==> flow/design.v <==
`timescale 1ns / 1ns
module hexDecoder(input [3:0]binIn, output [6:0]HEX);
	wire [0:3]c = binIn;
	assign HEX[0] = ((~c[0] & ~c[1] & ~c[2] & c[3]) | (~c[0] & c[1] & ~c[2] & ~c[3]) | (c[0] & ~c[1] & c[2] & c[3]) | (c[0] & c[1] & ~c[2] & c[3]));
	assign HEX[1] = ((~c[0] & c[1] & ~c[2] & c[3]) | (~c[0] & c[1] & c[2] & ~c[3]) | (c[0] & ~c[1] & c[2] & c[3]) | (c[0] & c[1] & ~c[2] & ~c[3])| (c[0] & c[1] & c[2] & ~c[3]) | (c[0] & c[1] & c[2] & c[3]));
	assign HEX[2] = ((~c[0] & ~c[1] & c[2] & ~c[3]) | (c[0] & c[1] & ~c[2] & ~c[3]) | (c[0] & c[1] & c[2] & ~c[3]) | (c[0] & c[1] & c[2] & c[3]));
	assign HEX[3] = ((~c[0] & ~c[1] & ~c[2] & c[3]) | (~c[0] & c[1] & ~c[2] & ~c[3]) | (~c[0] & c[1] & c[2] & c[3]) | (c[0] & ~c[1] & ~c[2] & c[3])| (c[0] & ~c[1] & c[2] & ~c[3]) | (c[0] & c[1] & c[2] & c[3]));
	assign HEX[4] = ((~c[0] & ~c[1] & ~c[2] & c[3]) | (~c[0] & ~c[1] & c[2] & c[3]) | (~c[0] & c[1] & ~c[2] & ~c[3]) | (~c[0] & c[1] & ~c[2] & c[3])| (~c[0] & c[1] & c[2] & c[3]) | (c[0] & ~c[1] & ~c[2] & c[3]));
	assign HEX[5] = ((~c[0] & ~c[1] & ~c[2] & c[3]) | (~c[0] & ~c[1] & c[2] & ~c[3]) | (~c[0] & ~c[1] & c[2] & c[3]) | (~c[0] & c[1] & c[2] & c[3])| (c[0] & c[1] & ~c[2] & c[3]));
	assign HEX[6] = ((~c[0] & ~c[1] & ~c[2] & ~c[3]) | (~c[0] & ~c[1] & ~c[2] & c[3]) | (~c[0] & c[1] & c[2] & c[3]) | (c[0] & c[1] & ~c[2] & ~c[3]));
endmodule
module binaryToBCD(
    binaryIn,
	Millions,
	HundredThousands,
	TenThousands,
	Thousands,
	Hundreds,
	Tens,
	Ones
    );
    input [39:0] binaryIn;
    output reg[3:0] Ones;
	output reg[3:0] Tens;
	output reg[3:0] Hundreds;
	output reg[3:0] Thousands;
	output reg[3:0] TenThousands;
	output reg[3:0] HundredThousands;
	output reg[3:0] Millions;
    integer i;   
     always @(binaryIn)
        begin
			Millions= 4'd0;
			HundredThousands= 4'd0;
			TenThousands= 4'd0;
			Thousands= 4'd0;
			Hundreds= 4'd0;
			Tens= 4'd0;
			Ones= 4'd0;
            for (i = 21; i >=0; i = i-1)  
            begin
				if(Millions>=5)
					Millions = Millions +3;
				if(HundredThousands>=5)
					HundredThousands = HundredThousands +3;
				if(TenThousands>=5)
					TenThousands = TenThousands +3;
				if(Thousands>=5)
					Thousands = Thousands +3;
				if(Hundreds>=5)
					Hundreds = Hundreds +3;
				if(Tens>=5)
					Tens = Tens +3;
				if(Ones>=5)
					Ones = Ones +3;
				Millions = Millions<<1;
				Millions[0] = HundredThousands[3];
				HundredThousands = HundredThousands<<1;
				HundredThousands[0] = TenThousands[3];
				TenThousands = TenThousands<<1;
				TenThousands[0] = Thousands[3];
				Thousands = Thousands<<1;
				Thousands[0] = Hundreds[3];
				Hundreds = Hundreds<<1;
				Hundreds[0] = Tens[3];
				Tens = Tens<<1;
				Tens[0] = Ones[3];
				Ones = Ones<<1;
				Ones[0] = binaryIn[i];
            end
        end     
endmodule
`timescale 1ns / 1ns
module prevData(clock, reset, received_data_en, received_data, prev_data);
	input clock, reset, received_data_en;
	input [7:0]received_data;
	output reg [7:0] prev_data;
	reg [7:0] current_data;
	always@(posedge clock)begin
		if(reset)begin
			prev_data <= 0;
			current_data <= 0;
		end
		else if(received_data_en)begin
			prev_data <= current_data;
			current_data <= received_data;
		end
		else
			prev_data <= 0;
	end
endmodule
`timescale 1ns / 1ns
module logicController(clock, reset, received_data, received_data_en, click, buy, one, two, three, four, five, six, seven, eight, selection, upgradeClick);
	input clock, reset, received_data_en;
	input [7:0]received_data;
	output reg click, buy, one, two, three, four, five, six, seven, eight, selection, upgradeClick;
	localparam IDLE = 0, CLICK = 1, BUY = 2, ONE = 3, TWO = 4, THREE = 5, FOUR = 6, FIVE = 7, SIX = 8, SEVEN = 9, EIGHT = 10, UPGRADECLICK = 11;
	reg [4:0] currentState;
	reg [4:0] nextState;
	always@(*)begin
		case(currentState)
			IDLE:	begin
						if(received_data_en)begin
							if(received_data == 'h29)
								nextState = CLICK;
							else if(received_data == 'h5A)
								nextState = BUY;
							else if(received_data == 'h16)
								nextState = ONE;
							else if(received_data == 'h1E)
								nextState = TWO;
							else if(received_data == 'h26)
								nextState = THREE;
							else if(received_data == 'h25)
								nextState = FOUR;
							else if(received_data == 'h2E)
								nextState = FIVE;
							else if(received_data == 'h36)
								nextState = SIX;
							else if(received_data == 'h3D)
								nextState = SEVEN;
							else if(received_data == 'h3E)
								nextState = EIGHT;
							else if(received_data == 'h21)
								nextState = UPGRADECLICK;
							else
								nextState = IDLE;
						end
						else
							nextState = IDLE;
					end		
			CLICK: nextState = IDLE;
			BUY: nextState = IDLE;
			ONE: nextState = IDLE;
			TWO: nextState = IDLE;
			THREE: nextState = IDLE;
			FOUR: nextState = IDLE;
			FIVE: nextState = IDLE;
			SIX: nextState = IDLE;
			SEVEN: nextState = IDLE;
			EIGHT: nextState = IDLE;
			UPGRADECLICK: nextState = IDLE;
			default: nextState = IDLE;
		endcase
	end
	always@(*)begin
		click = 0;
		buy = 0; 
		one = 0; 
		two = 0; 
		three = 0; 
		four = 0; 
		five = 0; 
		six = 0; 
		seven = 0; 
		eight = 0;
		selection = 0;
		upgradeClick = 0;
		case(currentState)
			CLICK: click = 1;
			BUY: buy = 1;
			ONE:	begin
						one = 1;
						selection = 1;
					end
			TWO:	begin
						two = 1;
						selection = 1;
					end
			THREE:begin
						three = 1;
						selection = 1;
					end
			FOUR:	begin
						four = 1;
						selection = 1;
					end
			FIVE: begin
						five = 1;
						selection = 1;
					end
			SIX:	begin
						six = 1;
						selection = 1;
					end
			SEVEN:begin 
						seven = 1;
						selection = 1;
					end
			EIGHT:begin 
						eight = 1;
						selection = 1;
					end
			UPGRADECLICK: upgradeClick = 1;
			default: begin
				click = 0;
				buy = 0; 
				one = 0; 
				two = 0; 
				three = 0; 
				four = 0; 
				five = 0; 
				six = 0; 
				seven = 0; 
				eight = 0;
				selection = 0;
				upgradeClick = 0;
			end
		endcase
	end
	always@(posedge clock)begin
		if(reset)
			currentState <= IDLE;
		else
			currentState <= nextState;
	end
endmodule
`timescale 1ns / 1ns
module logicDatapath(clock, reset, pulse, money, prev_data, selectedAsset, click, buy, upgradeClick, one, two, three, four, five, six, seven, eight);
	input clock, reset, pulse, click, buy, upgradeClick, one, two, three, four, five, six, seven, eight;
	input[7:0] prev_data;
	output reg [39:0] money;
	localparam ONE = 0, TWO = 1, THREE = 2, FOUR = 3, FIVE = 4, SIX = 5, SEVEN = 6, EIGHT = 7, BREAK = 'hF0;
	output reg [7:0] selectedAsset;
	reg[29:0] rate; 
	reg[29:0] clickRate;
	reg[29:0] clickRateCost;
	reg[23:0] assetCost[7:0];
	reg[23:0] assetRates[7:0];
	wire enoughMoney = (money>= assetCost[selectedAsset]);
	wire enoughMoneyClick = (money >= clickRateCost);
	always@(*)begin
			assetCost[ONE] = 10;
			assetCost[TWO] = 40;
			assetCost[THREE] = 250;
			assetCost[FOUR] = 2000;
			assetCost[FIVE] = 10000;
			assetCost[SIX] = 100000;
			assetCost[SEVEN] = 1000000;
			assetCost[EIGHT] = 10000000;
			assetRates[ONE] = 1;
			assetRates[TWO] = 5;
			assetRates[THREE] = 15;
			assetRates[FOUR] = 60;
			assetRates[FIVE] = 800;
			assetRates[SIX] = 10000;
			assetRates[SEVEN] = 50000;
			assetRates[EIGHT] = 500000;
	end
	always@(posedge clock)begin
		if(reset)
			selectedAsset <= ONE;
		else if(prev_data == BREAK)
			selectedAsset <= selectedAsset;
		else if(one)
			selectedAsset <= ONE;
		else if(two)
			selectedAsset <= TWO;
		else if(three)
			selectedAsset <= THREE;
		else if(four)
			selectedAsset <= FOUR;
		else if(five)
			selectedAsset <= FIVE;
		else if(six)
			selectedAsset <= SIX;
		else if(seven)
			selectedAsset <= SEVEN;
		else if(eight)
			selectedAsset <= EIGHT;
		else 
			selectedAsset <= selectedAsset;
	end
	always@(posedge clock)begin
		if(reset)
			money <= 10;
		else if(prev_data == BREAK)
			money <= money;
		else if(click)
			money <= money + clickRate;
		else if(buy && enoughMoney)
			money <= money - assetCost[selectedAsset];
		else if(upgradeClick && enoughMoneyClick)
			money <= money - clickRateCost;
		else if(pulse)
			money <= money + rate;
		else
			money <= money;
	end
	always@(posedge clock)begin
		if(reset)
			rate <= 0;
		else if(prev_data == BREAK)
			rate <= rate;
		else if(buy && enoughMoney)
			rate <= rate + assetRates[selectedAsset];
		else
			rate <= rate;
	end
	always@(posedge clock)begin
		if(reset)begin
			clickRate <= 1;
			clickRateCost <= 10;
		end
		else if(prev_data == BREAK)begin
			clickRate <= clickRate;
			clickRateCost <= clickRateCost;
		end
		else if(upgradeClick && enoughMoneyClick)begin
			clickRate <= clickRate * 2;
			clickRateCost <= clickRateCost * 2;
		end
		else begin 
			clickRate <= clickRate;
			clickRateCost <= clickRateCost;
		end
	end
endmodule
`timescale 1ns / 1ns
module money_clicker(clk, rst, key_data, key_valid, tick, money, asset, HEX0, HEX1, HEX2, HEX3, HEX4, HEX5);
	input clk;
	input rst;
	input [7:0] key_data;
	input key_valid;
	input tick;
	output [39:0] money;
	output [7:0] asset;
	output [6:0] HEX0, HEX1, HEX2, HEX3, HEX4, HEX5;
	wire [3:0] Millions;
	wire [3:0] HundredThousands;
	wire [3:0] TenThousands;
	wire [3:0] Thousands;
	wire [3:0] Hundreds;
	wire [3:0] Tens;
	wire [3:0] Ones;
	wire click, buy, upgradeClick, one, two, three, four, five, six, seven, eight;
	wire [7:0] prev_data;
	wire selection;
	binaryToBCD convert (money[39:0], Millions[3:0], HundredThousands[3:0], TenThousands[3:0], Thousands[3:0], Hundreds[3:0], Tens[3:0], Ones[3:0]);
	hexDecoder H0(Ones[3:0], HEX0);
	hexDecoder H1(Tens[3:0], HEX1);
	hexDecoder H2(Hundreds[3:0], HEX2);
	hexDecoder H3(Thousands[3:0], HEX3);
	hexDecoder H4(TenThousands[3:0], HEX4);
	hexDecoder H5(HundredThousands[3:0], HEX5);
	prevData prev(clk, rst, key_valid, key_data, prev_data);
	logicController control(clk, rst, key_data, key_valid, click, buy, one, two, three, four, five, six, seven, eight, selection, upgradeClick);
	logicDatapath datapath(clk, rst, tick, money, prev_data, asset, click, buy, upgradeClick, one, two, three, four, five, six, seven, eight);
endmodule
* From RTL to reports: money_clicker *
The steps from the RTL of money_clicker to its reports follow in flow order.
Line numbers count from 1 in the design file above.
Operators: Yosys type, input widths -> output width; for muxes data width and select width s.
Cell names lack the library's common part.
Not given: --

design
  top module = money_clicker
  clock port = clk
  cell library = sky130hd
  timing corner = tt_025C_1v80

* Word-level counts *
Source: Yosys, flattened and elaborated. Widths are those after wreduce. Registers that Yosys merges into a memory's read port (data or address) are not register bits. Print and check cells do not count.
Yosys's memory passes give these memory sizes; they may raise the number of words (mostly to a power of two), join words into wider ones and drop unused or constant bits.

cells by class
  add/sub/neg operators = 116
  order comparisons = 113
  equality and inequality tests = 19
  muxes and demuxes = 144
  bitwise operators = 351
  reduce/logical cells = 16

operators by type and width
  cell                  count
  $ge 4x3->1 const B    105
  $pmux 24 s8           2
  $mux 4                94
  $add 4x2->4 const B   90
  $mux 24               7
  $and 1x1->1           162
  $or 1x1->1            162
  $mux 40               4
  $add 40x30->40        2
  $mux 3                25
  $eq 8x6->1 const B    8
  $mux 8                8
  $add 3x2->3 const B   15
  $sub 40x24->40        1
  $ge 40x24->1          1
  $sub 40x30->40        1
  $ge 40x30->1          1
  $add 30x24->30        1
  $not 1->1             27
  $eq 8x5->1 const B    2
  $add 1x2->3 const AB  5
  $ge 1x3->1 const AB   5
  $reduce_or 13->1      1
  $eq 3x3->1 const B    4
  $mux 12               1
  $reduce_or 10->1      1
  $reduce_and 2->1      4
  $eq 8x7->1 const B    1

Other operator kinds: 16; their cells: 19.

bit counts
  bits in registers = 158
  memory bits (read-only) = 192
  memories kept = 1
  input port bits = 12
  output and inout port bits = 90
  cells after elaboration = 772

memory list
  name             depth  bits a word  read ports  wr ports  RTL line  source
  (no name shown)  16     12           1           0         159       case(currentState)

* Logic depth *
Yosys ltp: most cells in a row. Word level: on the elaborated netlist, between registers, memories and ports. Mapped: between sequential cells and ports; inverters and the memories' decode and read muxes count.

depth
  depth in word-level cells = 51
  ABC_AREA = 1
  depth in mapped cells = 123
  depth with buffers taken out = 123

* Netlist *
The flow's flattened synthesis, as Yosys stat reports it; memories are mapped. The netlist is that of the ABC_AREA named above (0 if unset); the other value can give another one.

mapped netlist
  cells in the netlist = 3392
  synthesis area = 20793.7 µm²
  sequential part of the area = 3002.9 µm²
  mapped flip-flops = 150
  buffer cells = 69

cells by type
  cell type  count  total area (µm²)
  dfxtp_1    150    3002.88
  nand2_1    763    2.86E+03
  ha_1       179    2.24E+03
  inv_1      402    1.51E+03
  a21oi_1    279    1.4E+03
  nand3_1    264    1.32E+03
  o21ai_0    242    1.21E+03
  nand2_2    158    988.448
  nor2_1     234    878.342
  xor2_1     65     569.296
  nand3_2    49     490.47
  nand2_4    38     427.91
  xnor2_1    44     385.37
  nand4_1    58     362.848
  o211ai_1   30     225.216
  clkbuf_1   59     221.462
  inv_2      58     217.709
  nor3_1     40     200.192

Not listed: further types 46, cells in them 280.

* Worst setup path after synthesis *
Source: OpenSTA report_checks on the synthesized netlist (no wires, ideal clock, input and output delay 20% of the period each), path of least setup slack; recovery checks are left aside. Register names are those of the netlist, which keeps one name where synthesis merged equal registers.

timing path after synthesis
  path type = reg-to-output
  from = reg datapath.money[19]
  to = out HEX5[6]
  clock period = 25.0 ns
  external output delay = 5.000 ns
  launch time at the first pin = 0.000 ns
  arrival = 12.712 ns
  required time = 20.000 ns
  path slack = 7.288 ns
  delay of the path = 12.712 ns
  stages = 112
  synthesis period reached = 17.712 ns

"delay of the path" = arrival - input delay + setup time.
A path that ends at an output port has no setup time.
"stages" counts driving pins, that of a launching flip-flop among them; a cell with two outputs on the path counts twice.
"synthesis period reached" is the clock period less the worst setup slack; recovery checks do not enter. This is arithmetic on one report: input and output delays are still those of the set period (20% each).
The rows between start and end are the longest chain of elaborated cells between them; the timing report does not say that the signal goes this way. Where chains are equally long, one stands for them.
Each line given opens the expression or statement behind the cell; cells for indexed reads and writes are added by Yosys, which also makes memories of some case tables.
At most two assigning lines are given for a register; there are more.

on the way, after synthesis
  cell sequence = dfxtp_1 inv_1 ha_1 inv_1 ha_1 inv_1 nand2_2 nand2_1 nand2_2 ha_1 inv_1 or2_1 nand3_2 nand2_2 nand2_1 nand2_2 ha_1 nor2_1 [76 not listed] nand2_1 nand2_1 ha_1 nand3b_1 nand2_1 nand2_1 nand2_1 nand2_2 ha_1 inv_1 nand3_1 nand2_1 inv_1 nand2_1 nand2_1 nand2_2 nand3_1 o211ai_1
  cells in the longest elaborated chain = 45

ends and longest elaborated chain, after synthesis
  item             RTL line  source
  start, declared  222       output reg [39:0] money;
  start, assigned  278       money <= money;
  start, assigned  280       money <= money + clickRate;
  $add 4x2->4      55        Ones = Ones +3;
  $mux 4           54        if(Ones>=5)
  $ge 4x3->1       54
  $mux 4           54
  $ge 4x3->1       54
  $mux 4           54
  $ge 4x3->1       54
  [27 not listed]  --
  $add 4x2->4      47        TenThousands = TenThousands +3;
  $mux 4           46        if(TenThousands>=5)
  $add 3x2->3      45        HundredThousands = HundredThousands +3;
  $mux 3           44        if(HundredThousands>=5)
  $not 1->1        10        assign HEX[6] = ((~c[0] & ~c[1] & ~c[2] & ~c[3]) | (~c[0] & ~c[1] & ~c[2] & c[3]) | (~c[0] & c[1] & c[2] & c[3 ...
  $and 1x1->1 x3   10
  $or 1x1->1 x3    10
  end, declared    328       output [6:0] HEX0, HEX1, HEX2, HEX3, HEX4, HEX5;

* Path in the finished layout *
From the final timing report of flow run A: the path of least setup slack in the routed layout; clock arrival at registers is part of the times.

timing path after layout
  path type = reg-to-output
  from = reg datapath.money[20]
  to = out HEX5[3]
  clock period = 13.3 ns
  external output delay = 2.66 ns
  launch time at the first pin = 0.52 ns
  arrival = 12.00 ns
  required time = 10.64 ns
  path slack = -1.36 ns
  stages = 117

The rows between start and end are the longest chain of elaborated cells between them; the timing report does not say that the signal goes this way. Where chains are equally long, one stands for them.
At most two assigning lines are given for a register; there are more.

on the way, after layout
  cell sequence = dfxtp_4 inv_4 ha_4 inv_4 ha_4 inv_4 nand2_2 nand2_1 nand2_2 ha_4 inv_2 or2_1 nand3_2 nand2_2 nand2_2 nand2_4 ha_4 nor2_4 [81 not listed] nand3b_1 nand2_2 nand2_2 nand2_2 nand2_4 ha_4 inv_2 nand3_2 nand2_2 inv_4 nand2_4 nand2_4 nand2_8 nor2_4 buf_6 o21ai_2 nand3_2 buf_6
  cells in the longest elaborated chain = 49

ends and longest elaborated chain, after layout
  item             RTL line  source
  start, declared  222       output reg [39:0] money;
  start, assigned  278       money <= money;
  start, assigned  280       money <= money + clickRate;
  $add 4x2->4      55        Ones = Ones +3;
  $mux 4           54        if(Ones>=5)
  $ge 4x3->1       54
  $mux 4           54
  $ge 4x3->1       54
  $mux 4           54
  $ge 4x3->1       54
  [29 not listed]  --
  $add 4x2->4      47        TenThousands = TenThousands +3;
  $mux 4           46        if(TenThousands>=5)
  $add 3x2->3      45        HundredThousands = HundredThousands +3;
  $mux 3           44        if(HundredThousands>=5)
  $not 1->1        7         assign HEX[3] = ((~c[0] & ~c[1] & ~c[2] & c[3]) | (~c[0] & c[1] & ~c[2] & ~c[3]) | (~c[0] & c[1] & c[2] & c[3] ...
  $and 1x1->1 x3   7
  $or 1x1->1 x5    7
  end, declared    328       output [6:0] HEX0, HEX1, HEX2, HEX3, HEX4, HEX5;

--- measured runs ---
Flow measurements of money_clicker on sky130hd: 4 stored runs with different settings, listed in no order. Input and output delays are each 20% of the period that was set; the output load is 0.01 pF.

settings of flow run A
{
  "ABC_AREA": 1,
  "CAP_MARGIN": 35,
  "CORE_ASPECT_RATIO": 1.63,
  "CORE_MARGIN": 3,
  "CORE_UTILIZATION": 24,
  "CTS_CLUSTER_SIZE": 78,
  "GPL_ROUTABILITY_DRIVEN": 1,
  "GPL_TIMING_DRIVEN": 1,
  "MAX_ROUTING_LAYER": "met4",
  "MIN_ROUTING_LAYER": "met2",
  "PLACE_DENSITY_LB_ADDON": 0.22,
  "SETUP_SLACK_MARGIN": 1.11,
  "SLEW_MARGIN": 20,
  "period_ns": 13.3
}
report of flow run A
yosys chip area after synthesis (um^2): 20793.7
finish__design__die__area: 90313.6
finish__design__instance__area__stdcell: 32930.3
finish__design__instance__utilization: 0.3842
finish__timing__setup__ws: -1.363
finish__timing__setup__tns: -40.334
finish__timing__hold__ws: 0.425

settings of flow run B
{
  "CORE_UTILIZATION": 40,
  "period_ns": 25.0,
  "CAP_MARGIN": 20,
  "CORE_MARGIN": 2,
  "SLEW_MARGIN": 20
}
report of flow run B
yosys chip area after synthesis (um^2): 24573.6
finish__design__die__area: 63433.5
finish__design__instance__area__stdcell: 26973.4
finish__design__instance__utilization: 0.4452
finish__timing__setup__ws: 1.374
finish__timing__setup__tns: 0.000
finish__timing__hold__ws: 0.459

settings of flow run C
{
  "CAP_MARGIN": 35,
  "CELL_PAD_IN_SITES_DETAIL_PLACEMENT": 1,
  "CELL_PAD_IN_SITES_GLOBAL_PLACEMENT": 1,
  "CORE_MARGIN": 4,
  "CTS_CLUSTER_DIAMETER": 86,
  "SLEW_MARGIN": 15,
  "period_ns": 40.5,
  "CORE_UTILIZATION": 40
}
report of flow run C
yosys chip area after synthesis (um^2): 24573.6
finish__design__die__area: 65464.3
finish__design__instance__area__stdcell: 26680.6
finish__design__instance__utilization: 0.4404
finish__timing__setup__ws: 10.462
finish__timing__setup__tns: 0.000
finish__timing__hold__ws: 0.457

settings of flow run D
{
  "CAP_MARGIN": 25,
  "CORE_ASPECT_RATIO": 1.63,
  "CORE_UTILIZATION": 20,
  "CTS_CLUSTER_SIZE": 78,
  "GPL_ROUTABILITY_DRIVEN": 1,
  "MAX_ROUTING_LAYER": "met5",
  "MIN_ROUTING_LAYER": "met2",
  "PLACE_DENSITY_LB_ADDON": 0.03,
  "SETUP_SLACK_MARGIN": 1.11,
  "period_ns": 13.3,
  "CORE_MARGIN": 2,
  "SLEW_MARGIN": 20
}
report of flow run D
yosys chip area after synthesis (um^2): 24573.6
finish__design__die__area: 125771.0
finish__design__instance__area__stdcell: 38421.8
finish__design__instance__utilization: 0.3142
finish__timing__setup__ws: -4.487
finish__timing__setup__tns: -152.151
finish__timing__hold__ws: 0.455
--- end ---
